==> flow/design.v <==
module CONV(
	input			clk,               
	input			reset,             
	output reg		busy,	            
	input			ready,	            
	output reg[11:0]	iaddr,            
	input signed[19:0]	idata,            
	output reg 	     cwr,              
	output reg[11:0] 	caddr_wr,         
	output reg[19:0] 	cdata_wr,         
	output reg	 crd,               
	output reg[11:0]	caddr_rd,         
	input	[19:0]		cdata_rd,         
	output reg[2:0] 	csel              
);
parameter signed bias = 40'h0013100000;    
parameter signed K0_0 = 20'h0A89E;         
parameter signed K0_1 = 20'h092D5;         
parameter signed K0_2 = 20'h06D43;         
parameter signed K0_3 = 20'h01004;         
parameter signed K0_4 = 20'hF8F71;         
parameter signed K0_5 = 20'hF6E54;         
parameter signed K0_6 = 20'hFA6D7;         
parameter signed K0_7 = 20'hFC834;         
parameter signed K0_8 = 20'hFAC19;         
parameter IDLE       = 3'd0;    
parameter READ_CONV  = 3'd1;    
parameter WRITE_L0   = 3'd2;    
parameter DELAY1     = 3'd3;    
parameter READ_L0    = 3'd4;    
parameter WRITE_L1   = 3'd5;    
parameter DELAY2     = 3'd6;    
parameter FINISH     = 3'd7;    
reg [5:0] x, y, L1_x, L1_y;             
reg [3:0] counter_kdata, counter_kaddr;   
reg [2:0] counter_layer1;	            
reg [2:0] current_state, next_state;    
reg signed [19:0] Kernel;               
reg signed [39:0] conv_sum;             
reg signed [19:0] idata_tmp;            
wire signed [39:0] data_conv;
wire signed [19:0] conv_result;
assign data_conv = Kernel * idata_tmp;              
assign conv_result[19:0] = conv_sum[35:16] + conv_sum[15];   
always@(*) begin
	case(counter_kdata)
		4'd1: Kernel = K0_0;
		4'd2: Kernel = K0_1;
		4'd3: Kernel = K0_2;
		4'd4: Kernel = K0_3;
		4'd5: Kernel = K0_4;
		4'd6: Kernel = K0_5;
		4'd7: Kernel = K0_6;
		4'd8: Kernel = K0_7;
		4'd9: Kernel = K0_8;
		default: Kernel = 0;
	endcase
end
always@(posedge clk or posedge reset) begin
	if(reset) 
		current_state <= IDLE;
	else 
		current_state <= next_state;
end
always @(*) begin
	case (current_state)
		IDLE:       next_state = (ready) ? READ_CONV : IDLE;
		READ_CONV:  next_state = (counter_kdata == 4'd10) ? WRITE_L0 : READ_CONV;  
		WRITE_L0:   next_state = DELAY1;
		DELAY1:     next_state = (x == 6'd0 && y == 6'd0) ? READ_L0 : READ_CONV;
		READ_L0:    next_state = (counter_layer1 == 3'd4) ? WRITE_L1 : READ_L0;
		WRITE_L1:   next_state = DELAY2;
		DELAY2:     next_state = (L1_x == 6'd0 && L1_y == 6'd0) ? FINISH : READ_L0;
		FINISH:     next_state = FINISH;
		default:    next_state = IDLE;
	endcase
end
always@(posedge clk or posedge reset) begin
	if(reset) begin 
		iaddr <= 12'd0;
	end else if(current_state == READ_CONV) begin 
		case(counter_kaddr)
			4'd0: iaddr <= (y-1)*64 + x-1;
			4'd1: iaddr <= (y-1)*64 + x;
			4'd2: iaddr <= (y-1)*64 + x+1;
			4'd3: iaddr <= y*64 + x-1;
			4'd4: iaddr <= y*64 + x;		 
			4'd5: iaddr <= y*64 + x+1;		
			4'd6: iaddr <= (y+1)*64 + x-1;
			4'd7: iaddr <= (y+1)*64 + x;
			4'd8: iaddr <= (y+1)*64 + x+1;
			default: iaddr <= iaddr;
		endcase
	end
end
always@(posedge clk or posedge reset) begin
	if(reset) 
		counter_kaddr <= 4'd0;
	else if(current_state == READ_CONV) 
		counter_kaddr <= counter_kaddr + 4'd1;
	else 
		counter_kaddr <= counter_kaddr;
end
always@(posedge clk or posedge reset) begin
	if(reset) 
		idata_tmp <= 0;
	else if(current_state == READ_CONV) begin
		case(counter_kdata)
			4'd0: idata_tmp <= (x == 0 || y == 0) ? 20'd0 : idata;
			4'd1: idata_tmp <= (y == 0) ? 20'd0 : idata;
			4'd2: idata_tmp <= (x == 63 || y == 0) ? 20'd0 : idata;
			4'd3: idata_tmp <= (x == 0) ? 20'd0 : idata;
			4'd4: idata_tmp <= idata;
			4'd5: idata_tmp <= (x == 63) ? 20'd0 : idata;
			4'd6: idata_tmp <= (x == 0 || y == 63) ? 20'd0 : idata;
			4'd7: idata_tmp <= (y == 63) ? 20'd0 : idata;
			4'd8: idata_tmp <= (x == 63 || y == 63) ? 20'd0 : idata;
			default: idata_tmp <= idata_tmp;
		endcase
	end 
end
always@(posedge clk or posedge reset) begin
	if(reset) 
		conv_sum <= 40'd0;
	else if(current_state == READ_CONV) begin
		if(counter_kdata == 0) 
			conv_sum <= 40'd0;
		else if(counter_kdata == 10)     
			conv_sum <= conv_sum + bias;
		else  
			conv_sum <= conv_sum + data_conv;  
	end
end
always@(posedge clk or posedge reset) begin
	if(reset) 
		busy <= 0;
	else if(ready) 
		busy <= 1; 
	else if(current_state == FINISH) 
		busy <= 0;
end
always@(posedge clk or posedge reset) begin
	if(reset) 
		cwr <= 1'd0;
	else if(current_state == WRITE_L0 || current_state == WRITE_L1)
		cwr <= 1'd1;
	else 
		cwr <= 1'd0;
end
always@(posedge clk or posedge reset) begin
	if(reset) 
		crd <= 1'd0;
	else if(current_state == READ_L0) 
		crd <= 1'd1;
	else 
		crd <= 1'd0;
end
always@(posedge clk or posedge reset) begin
	if(reset) 
		csel <= 3'b000;
	else if(current_state == WRITE_L0) 
		csel <= 3'b001;
	else if(current_state == WRITE_L1) 
		csel <= 3'b011;
	else if(current_state == READ_L0) 
		csel <= 3'b001;
	else 
		csel <= csel;
end
always@(posedge clk or posedge reset) begin
	if(reset) 
		caddr_rd <= 12'd0;
	else if(current_state == READ_L0) begin
		case(counter_layer1)
			3'd0: caddr_rd <= L1_y*64 + L1_x;
			3'd1: caddr_rd <= L1_y*64 + L1_x+1;
			3'd2: caddr_rd <= (L1_y+1)*64 + L1_x;
			3'd3: caddr_rd <= (L1_y+1)*64 + L1_x+1;
		endcase 
	end
end
always@(posedge clk or posedge reset) begin
	if(reset) 
		caddr_wr <= 0;
	else if(current_state == WRITE_L0)  
		caddr_wr <= y * 64 + x; 
	else if(current_state == WRITE_L1)  
		caddr_wr <= (L1_y/2) * 32 + (L1_x/2);  
end
reg signed [19:0] current_max;
always@(posedge clk or posedge reset) begin
	if(reset) begin
		cdata_wr <= 20'd0;
		current_max <= 20'd0; 
	end else begin
		case(current_state)
			WRITE_L0:  
				cdata_wr <= (conv_sum[39]) ? 20'd0 : conv_result;
			READ_L0: begin				
				if(counter_layer1 == 3'd1) begin	 
					current_max <= cdata_rd; 		 
				end else begin
					current_max <= (cdata_rd > current_max) ? cdata_rd : current_max;
				end
			end
			WRITE_L1: begin
				cdata_wr <= current_max;
				current_max <= 20'h00000;  
			end
			default: begin
			end
		endcase
	end
end
always@(posedge clk or posedge reset) begin
	if(reset) begin
		x <= 6'd0; 
		y <= 6'd0;
	end else if(current_state == WRITE_L0) begin
		if(x == 6'd63) begin  
			x <= 6'd0;
			y <= y + 6'd1;
		end else begin
			x <= x + 6'd1;
		end
	end
end
always@(posedge clk or posedge reset) begin
	if(reset) begin
		L1_x <= 6'd0; 
		L1_y <= 6'd0;
	end else if(current_state == WRITE_L1) begin
		if(L1_x == 6'd62) begin
			L1_x <= 0;
			L1_y <= L1_y + 2;
		end else begin
			L1_x <= L1_x + 2;
		end
	end
end
always@(posedge clk or posedge reset) begin
	if(reset) 
		counter_kdata <= 4'd0;
	else 
		counter_kdata <= counter_kaddr;
end
always@(posedge clk or posedge reset) begin
	if(reset) 
		counter_layer1 <= 0;
	else if(current_state == READ_L0) 
		counter_layer1 <= counter_layer1 + 3'd1;
	else 
		counter_layer1 <= 0;
end
endmodule
# Step by step through the tools: CONV
# Each step is given for the RTL above and for the edited RTL.
# Lines under "before" count in the file above, lines under "after" in the edited file.
# "delta" is "after" less "before", of the values as shown; "change_rel_pct" is that difference over "before", in percent.
# Cell names lack the library's common part.
# A cell with -- has no value.
# inputs
top_module	CONV
clock_port	clk
cell_library	sky130hd
pvt_corner	tt_025C_1v80

# Diff
# Unified diff, file above to edited file.
# This change comes from a script, not from a designer. The edited design behaves differently; no optimisation was intended.
# begin of diff
@@ -129,5 +129,5 @@
 			conv_sum <= conv_sum + bias;
 		else  
-			conv_sum <= conv_sum + data_conv;  
+			conv_sum <= conv_sum - data_conv;  
 	end
 end
# end of diff

# Word level
# Counts by Yosys on the flattened word-level netlist (proc, flatten, opt, wreduce; memories kept). Register bits leave out memories and registers merged into their read ports (data or address). Print and check cells are left out.
# Yosys's memory passes give these memory sizes; they may raise the number of words (mostly to a power of two), join words into wider ones and drop unused or constant bits.
# word_totals
element	before	after	delta	change_rel_pct
register_bits	180	180	0	0.00
rom_bits	320	320	0	0.00
mem_count	1	1	0	0.00
in_bits	43	43	0	0.00
out_inout_bits	62	62	0	0.00
elab_cells	144	144	0	0.00
# memory_table
element	before	after
memory_list	16 x 20 bit 1R0W	16 x 20 bit 1R0W
# op_classes
element	before	after	delta	change_rel_pct
n_addsub	26	26	0	0.00
multipliers	1	1	0	0.00
compare	1	1	0	0.00
n_eq	32	32	0	0.00
mux	36	36	0	0.00
n_reduce_logical	28	28	0	0.00
# op_table
op	before	after	delta	change_rel_pct
adder 40 bit	1	0	-1	-100.00
subtractor 40 bit	0	1	1	--
two-way mux 20 bit	11	11	0	0.00
== test 4 x 3 -> 1 bit with constant B	8	8	0	0.00
two-way mux 1 bit	6	6	0	0.00
AND reduction 2 bit	6	6	0	0.00
adder 12 x 1 -> 12 bit with constant B	5	5	0	0.00
adder 12 x 6 -> 12 bit	5	5	0	0.00
== test 3 bit with constant B	5	5	0	0.00
logical OR 1 bit	5	5	0	0.00
two-way mux 3 bit	5	5	0	0.00
adder 6 x 1 -> 6 bit with constant B	4	4	0	0.00
== test 3 x 2 -> 1 bit with constant B	4	4	0	0.00
== test 4 x 2 -> 1 bit with constant B	4	4	0	0.00
zero test 6 bit	4	4	0	0.00
== test 4 bit with constant B	3	3	0	0.00
== test 6 bit with constant B	3	3	0	0.00
nonzero test 2 bit	3	3	0	0.00
subtractor 12 x 1 -> 12 bit with constant B	3	3	0	0.00
adder 6 x 2 -> 6 bit with constant B	2	2	0	0.00
== test 3 x 1 -> 1 bit with constant B	2	2	0	0.00
== test 4 x 1 -> 1 bit with constant B	2	2	0	0.00
logical AND 1 bit	2	2	0	0.00
zero test 3 bit	2	2	0	0.00
zero test 4 bit	2	2	0	0.00
two-way mux 12 bit	2	2	0	0.00
two-way mux 2 bit	2	2	0	0.00
two-way mux 40 bit	2	2	0	0.00
# Not every row of either side is listed.

# Longest topological paths
# Yosys ltp: most cells in a row. Word level: on the elaborated netlist, between registers, memories and ports. Mapped: between sequential cells and ports; inverters and the memories' decode and read muxes count.
# logic_depth
element	before	after	delta	change_rel_pct
word_depth	4	4	0	0.00
abc_area	0	0	--	--
mapped_depth	33	31	-2	-6.06
mapped_depth_nobuf	31	28	-3	-9.68

# Netlist
# Source: synth_stat.txt of the flow (Yosys; design flattened, memories mapped). It holds for the ABC_AREA given above (unset counts as 0); a run with the other value may have another netlist.
# synth_totals
element	before	after	delta	change_rel_pct
stdcells	2857	2777	-80	-2.80
area_um2	25906.1	25500.7	-405.4	-1.56
seqArea_um2	4555.6	4555.6	0.0	0.00
flip_flops	182	182	0	0.00
buffers	149	146	-3	-2.01
# by_type
cell_type	before	after	delta	change_rel_pct
inv_1	656	529	-127	-19.36
clkbuf_1	137	120	-17	-12.41
nor2_1	89	105	16	17.98
nand2_1	320	333	13	4.06
a21oi_1	88	100	12	13.64
buf_2	2	14	12	600.00
ha_1	175	164	-11	-6.29
a21o_1	19	29	10	52.63
a31oi_1	11	20	9	81.82
o21ai_0	109	117	8	7.34
fa_1	435	428	-7	-1.61
nand2b_1	14	20	6	42.86
a211oi_1	9	3	-6	-66.67
a2111oi_0	7	1	-6	-85.71
xnor2_1	66	71	5	7.58
a22o_1	46	42	-4	-8.70
a221oi_1	31	35	4	12.90
nor3_1	21	25	4	19.05
# Not every row of either side is listed.

# Path before layout
# Path of least setup slack by OpenSTA after synthesis, without wires, with an ideal clock, recovery checks aside; 20% of the period is set as input and as output delay. Where synthesis merged equal registers, the netlist keeps one of their names.
# synth_path
element	before	after	delta	change_rel_pct
kind	reg-to-reg	reg-to-reg	--	--
start	register counter_kdata[0]	register counter_kdata[0]	--	--
end	register conv_sum[36]	register conv_sum[34]	--	--
period_ns	8.0	8.0	0.0	0.00
setup_ns	0.140	0.131	-0.009	--
t_first_pin_ns	0.000	0.000	0.000	--
arrival_time_ns	8.172	8.012	-0.160	-1.96
required_time_ns	7.860	7.869	0.009	0.11
slack_ns	-0.312	-0.143	0.169	--
path_delay_ns	8.312	8.143	-0.169	-2.03
stages	30	28	-2	-6.67
n_path_buf	1	3	2	200.00
synth_period_reached_ns	8.312	8.143	-0.169	-2.03
# "path_delay_ns" = arrival - input delay + setup time.
# "stages" counts driving pins, that of a launching flip-flop among them; a cell with two outputs on the path counts twice.
# "synth_period_reached_ns" = period - worst setup slack (recovery checks aside). The figure is calculated, with input and output delays left at 20% of the set period.
# Between the ends stands the longest chain of elaborated cells between them, by number of cells; it is not shown to be the way that was timed. Of several equally long chains one is given.
# Each line given opens the expression or statement behind the cell; cells for indexed reads and writes are added by Yosys, which also makes memories of some case tables.
# A memory read counts as a cell of the chain, while the word-level depth stops at memories.
# At most two assigning lines are given for a register; there are more.
# synth_between_before
path_cell_list	dfrtp_1 inv_1 ha_1 inv_1 nand2_1 o21ai_0 clkbuf_1 nand2_1 fa_1 inv_1 fa_1 inv_1 fa_1 inv_1 fa_1 fa_1 fa_1 inv_1 fa_1 inv_1 ha_1 a21o_1 a221o_1 a21o_1 a311oi_2 a31oi_4 o41ai_4 o21bai_2 xnor2_1 o221ai_1
elab_chain_cells	5
cells_between	7
classes_between	add/sub: 1; mul: 1; eq/ne: 1; mux: 2; reduce/logical: 1; memory: 1
# synth_lines_before
element	line_no	text
from (decl)	35	reg [3:0] counter_kdata, counter_kaddr;
from (assign)	243	counter_kdata <= 4'd0;
from (assign)	245	counter_kdata <= counter_kaddr;
memory (16 x 20 bit)	46	case(counter_kdata)
multiplier 20 x 20 -> 40 bit	43	assign data_conv = Kernel * idata_tmp;
adder 40 bit	131	conv_sum <= conv_sum + data_conv;
two-way mux 40 bit	128	else if(counter_kdata == 10)
two-way mux 40 bit	126	if(counter_kdata == 0)
to (assign)	129	conv_sum <= conv_sum + bias;
to (assign)	131
to (decl)	39	reg signed [39:0] conv_sum;
# synth_between_after
path_cell_list	dfrtp_1 inv_1 ha_1 or2_2 o21ai_0 clkbuf_1 clkbuf_1 nand2_1 fa_1 inv_1 fa_1 fa_1 inv_1 fa_1 fa_1 fa_1 inv_1 fa_1 inv_1 ha_1 clkbuf_1 and3_1 a31oi_1 nand2_1 o31ai_4 o21ai_2 and4_4 or3_1
elab_chain_cells	5
cells_between	7
classes_between	add/sub: 1; mul: 1; eq/ne: 1; mux: 2; reduce/logical: 1; memory: 1
# synth_lines_after
element	line_no	text
from (decl)	35	reg [3:0] counter_kdata, counter_kaddr;
from (assign)	243	counter_kdata <= 4'd0;
from (assign)	245	counter_kdata <= counter_kaddr;
memory (16 x 20 bit)	46	case(counter_kdata)
multiplier 20 x 20 -> 40 bit	43	assign data_conv = Kernel * idata_tmp;
subtractor 40 bit	131	conv_sum <= conv_sum - data_conv;
two-way mux 40 bit	128	else if(counter_kdata == 10)
two-way mux 40 bit	126	if(counter_kdata == 0)
to (assign)	129	conv_sum <= conv_sum + bias;
to (assign)	131
to (decl)	39	reg signed [39:0] conv_sum;

# Path in the finished layout
# From the final timing report of the runs of pair A: the path of least setup slack in the routed layout; clock arrival at registers is part of the times.
# layout_path
element	before	after	delta	change_rel_pct
kind	reg-to-reg	reg-to-reg	--	--
start	register counter_kdata[0]	register counter_kdata[0]	--	--
end	register conv_sum[36]	register conv_sum[39]	--	--
period_ns	8.0	8.0	0.0	0.00
setup_ns	0.14	0.08	-0.06	--
t_first_pin_ns	0.48	0.48	0.00	0.00
arrival_time_ns	8.08	8.06	-0.02	-0.25
required_time_ns	8.35	8.41	0.06	0.72
slack_ns	0.27	0.34	0.07	--
stages	31	26	-5	-16.13
n_path_buf	6	1	-5	-83.33
# Between the ends stands the longest chain of elaborated cells between them, by number of cells; it is not shown to be the way that was timed. Of several equally long chains one is given.
# A memory read counts as a cell of the chain, while the word-level depth stops at memories.
# At most two assigning lines are given for a register; there are more.
# layout_between_before
path_cell_list	dfrtp_1 buf_4 ha_2 buf_4 nand2_1 a21oi_4 buf_12 buf_4 nand2_1 fa_1 inv_1 fa_1 fa_1 fa_1 fa_1 fa_1 inv_1 fa_1 inv_1 ha_1 a211oi_1 nor3b_1 buf_4 o31a_1 a311oi_4 a31oi_4 o41ai_4 buf_4 o21bai_2 xnor2_1 o221ai_1
elab_chain_cells	5
cells_between	7
classes_between	add/sub: 1; mul: 1; eq/ne: 1; mux: 2; reduce/logical: 1; memory: 1
# layout_lines_before
element	line_no	text
from (decl)	35	reg [3:0] counter_kdata, counter_kaddr;
from (assign)	243	counter_kdata <= 4'd0;
from (assign)	245	counter_kdata <= counter_kaddr;
memory (16 x 20 bit)	46	case(counter_kdata)
multiplier 20 x 20 -> 40 bit	43	assign data_conv = Kernel * idata_tmp;
adder 40 bit	131	conv_sum <= conv_sum + data_conv;
two-way mux 40 bit	128	else if(counter_kdata == 10)
two-way mux 40 bit	126	if(counter_kdata == 0)
to (assign)	129	conv_sum <= conv_sum + bias;
to (assign)	131
to (decl)	39	reg signed [39:0] conv_sum;
# layout_between_after
path_cell_list	dfrtp_2 inv_1 ha_1 nand2b_1 a21oi_1 buf_4 nand2_1 fa_1 inv_1 fa_1 fa_1 inv_1 fa_1 fa_1 fa_1 fa_1 ha_1 a21oi_1 o21ai_0 nand4b_1 a31o_2 a32oi_4 o22a_4 nand2_4 a2111o_1 o211ai_1
elab_chain_cells	5
cells_between	7
classes_between	add/sub: 1; mul: 1; eq/ne: 1; mux: 2; reduce/logical: 1; memory: 1
# layout_lines_after
element	line_no	text
from (decl)	35	reg [3:0] counter_kdata, counter_kaddr;
from (assign)	243	counter_kdata <= 4'd0;
from (assign)	245	counter_kdata <= counter_kaddr;
memory (16 x 20 bit)	46	case(counter_kdata)
multiplier 20 x 20 -> 40 bit	43	assign data_conv = Kernel * idata_tmp;
subtractor 40 bit	131	conv_sum <= conv_sum - data_conv;
two-way mux 40 bit	128	else if(counter_kdata == 10)
two-way mux 40 bit	126	if(counter_kdata == 0)
to (assign)	129	conv_sum <= conv_sum + bias;
to (assign)	131
to (decl)	39	reg signed [39:0] conv_sum;

# Layout results
# Runs of the flow (Yosys, OpenROAD) on both versions; the two runs of a pair have the same settings. The constraints put input and output delay at 20% of the set period each and load the outputs with 0.01 pF.
# flow_settings_pair_A
period_ns	8.0
CAP_MARGIN	20
CORE_MARGIN	2
CORE_UTILIZATION	40
SLEW_MARGIN	20
# results_pair_A
element	before	after	delta	change_rel_pct
synthArea_um2	25906.1	25500.7	-405.4	-1.56
die_footprint_um2	66817.1	65787.1	-1030.0	-1.54
layout_stdcell_area_um2	29216.8	28058.2	-1158.6	-3.97
layout_utilization_pct	45.5	44.5	-1.0	--
fin_ws_ns	0.273	0.343	0.070	--
tns_setup_ns	0.000	0.000	0.000	--
ws_hold_ns	0.483	0.489	0.006	--
power.total_mw	4.922	6.206	1.284	26.09
achieved_period_ns	7.727	7.657	-0.070	-0.91
# flow_settings_pair_B
CORE_ASPECT_RATIO	0.61
CORE_MARGIN	7
CORE_UTILIZATION	52
MIN_ROUTING_LAYER	met1
SETUP_SLACK_MARGIN	1.47
TNS_END_PERCENT	85
period_ns	10.6
CAP_MARGIN	20
SLEW_MARGIN	20
# results_pair_B
element	before	after	delta	change_rel_pct
synthArea_um2	25906.1	25500.7	-405.4	-1.56
die_footprint_um2	56456.1	55625.7	-830.4	-1.47
layout_stdcell_area_um2	28163.3	27650.3	-513.0	-1.82
layout_utilization_pct	57.6	57.0	-0.6	--
fin_ws_ns	1.943	2.026	0.083	--
tns_setup_ns	0.000	0.000	0.000	--
ws_hold_ns	0.475	0.459	-0.016	--
power.total_mw	3.596	4.664	1.068	29.70
achieved_period_ns	8.657	8.574	-0.083	-0.96
# "achieved_period_ns" = clock period - worst setup slack. The figure is calculated, with input and output delays left at 20% of the set period.
# "power.total_mw" is the tool's figure for a default switching activity; nothing was simulated.
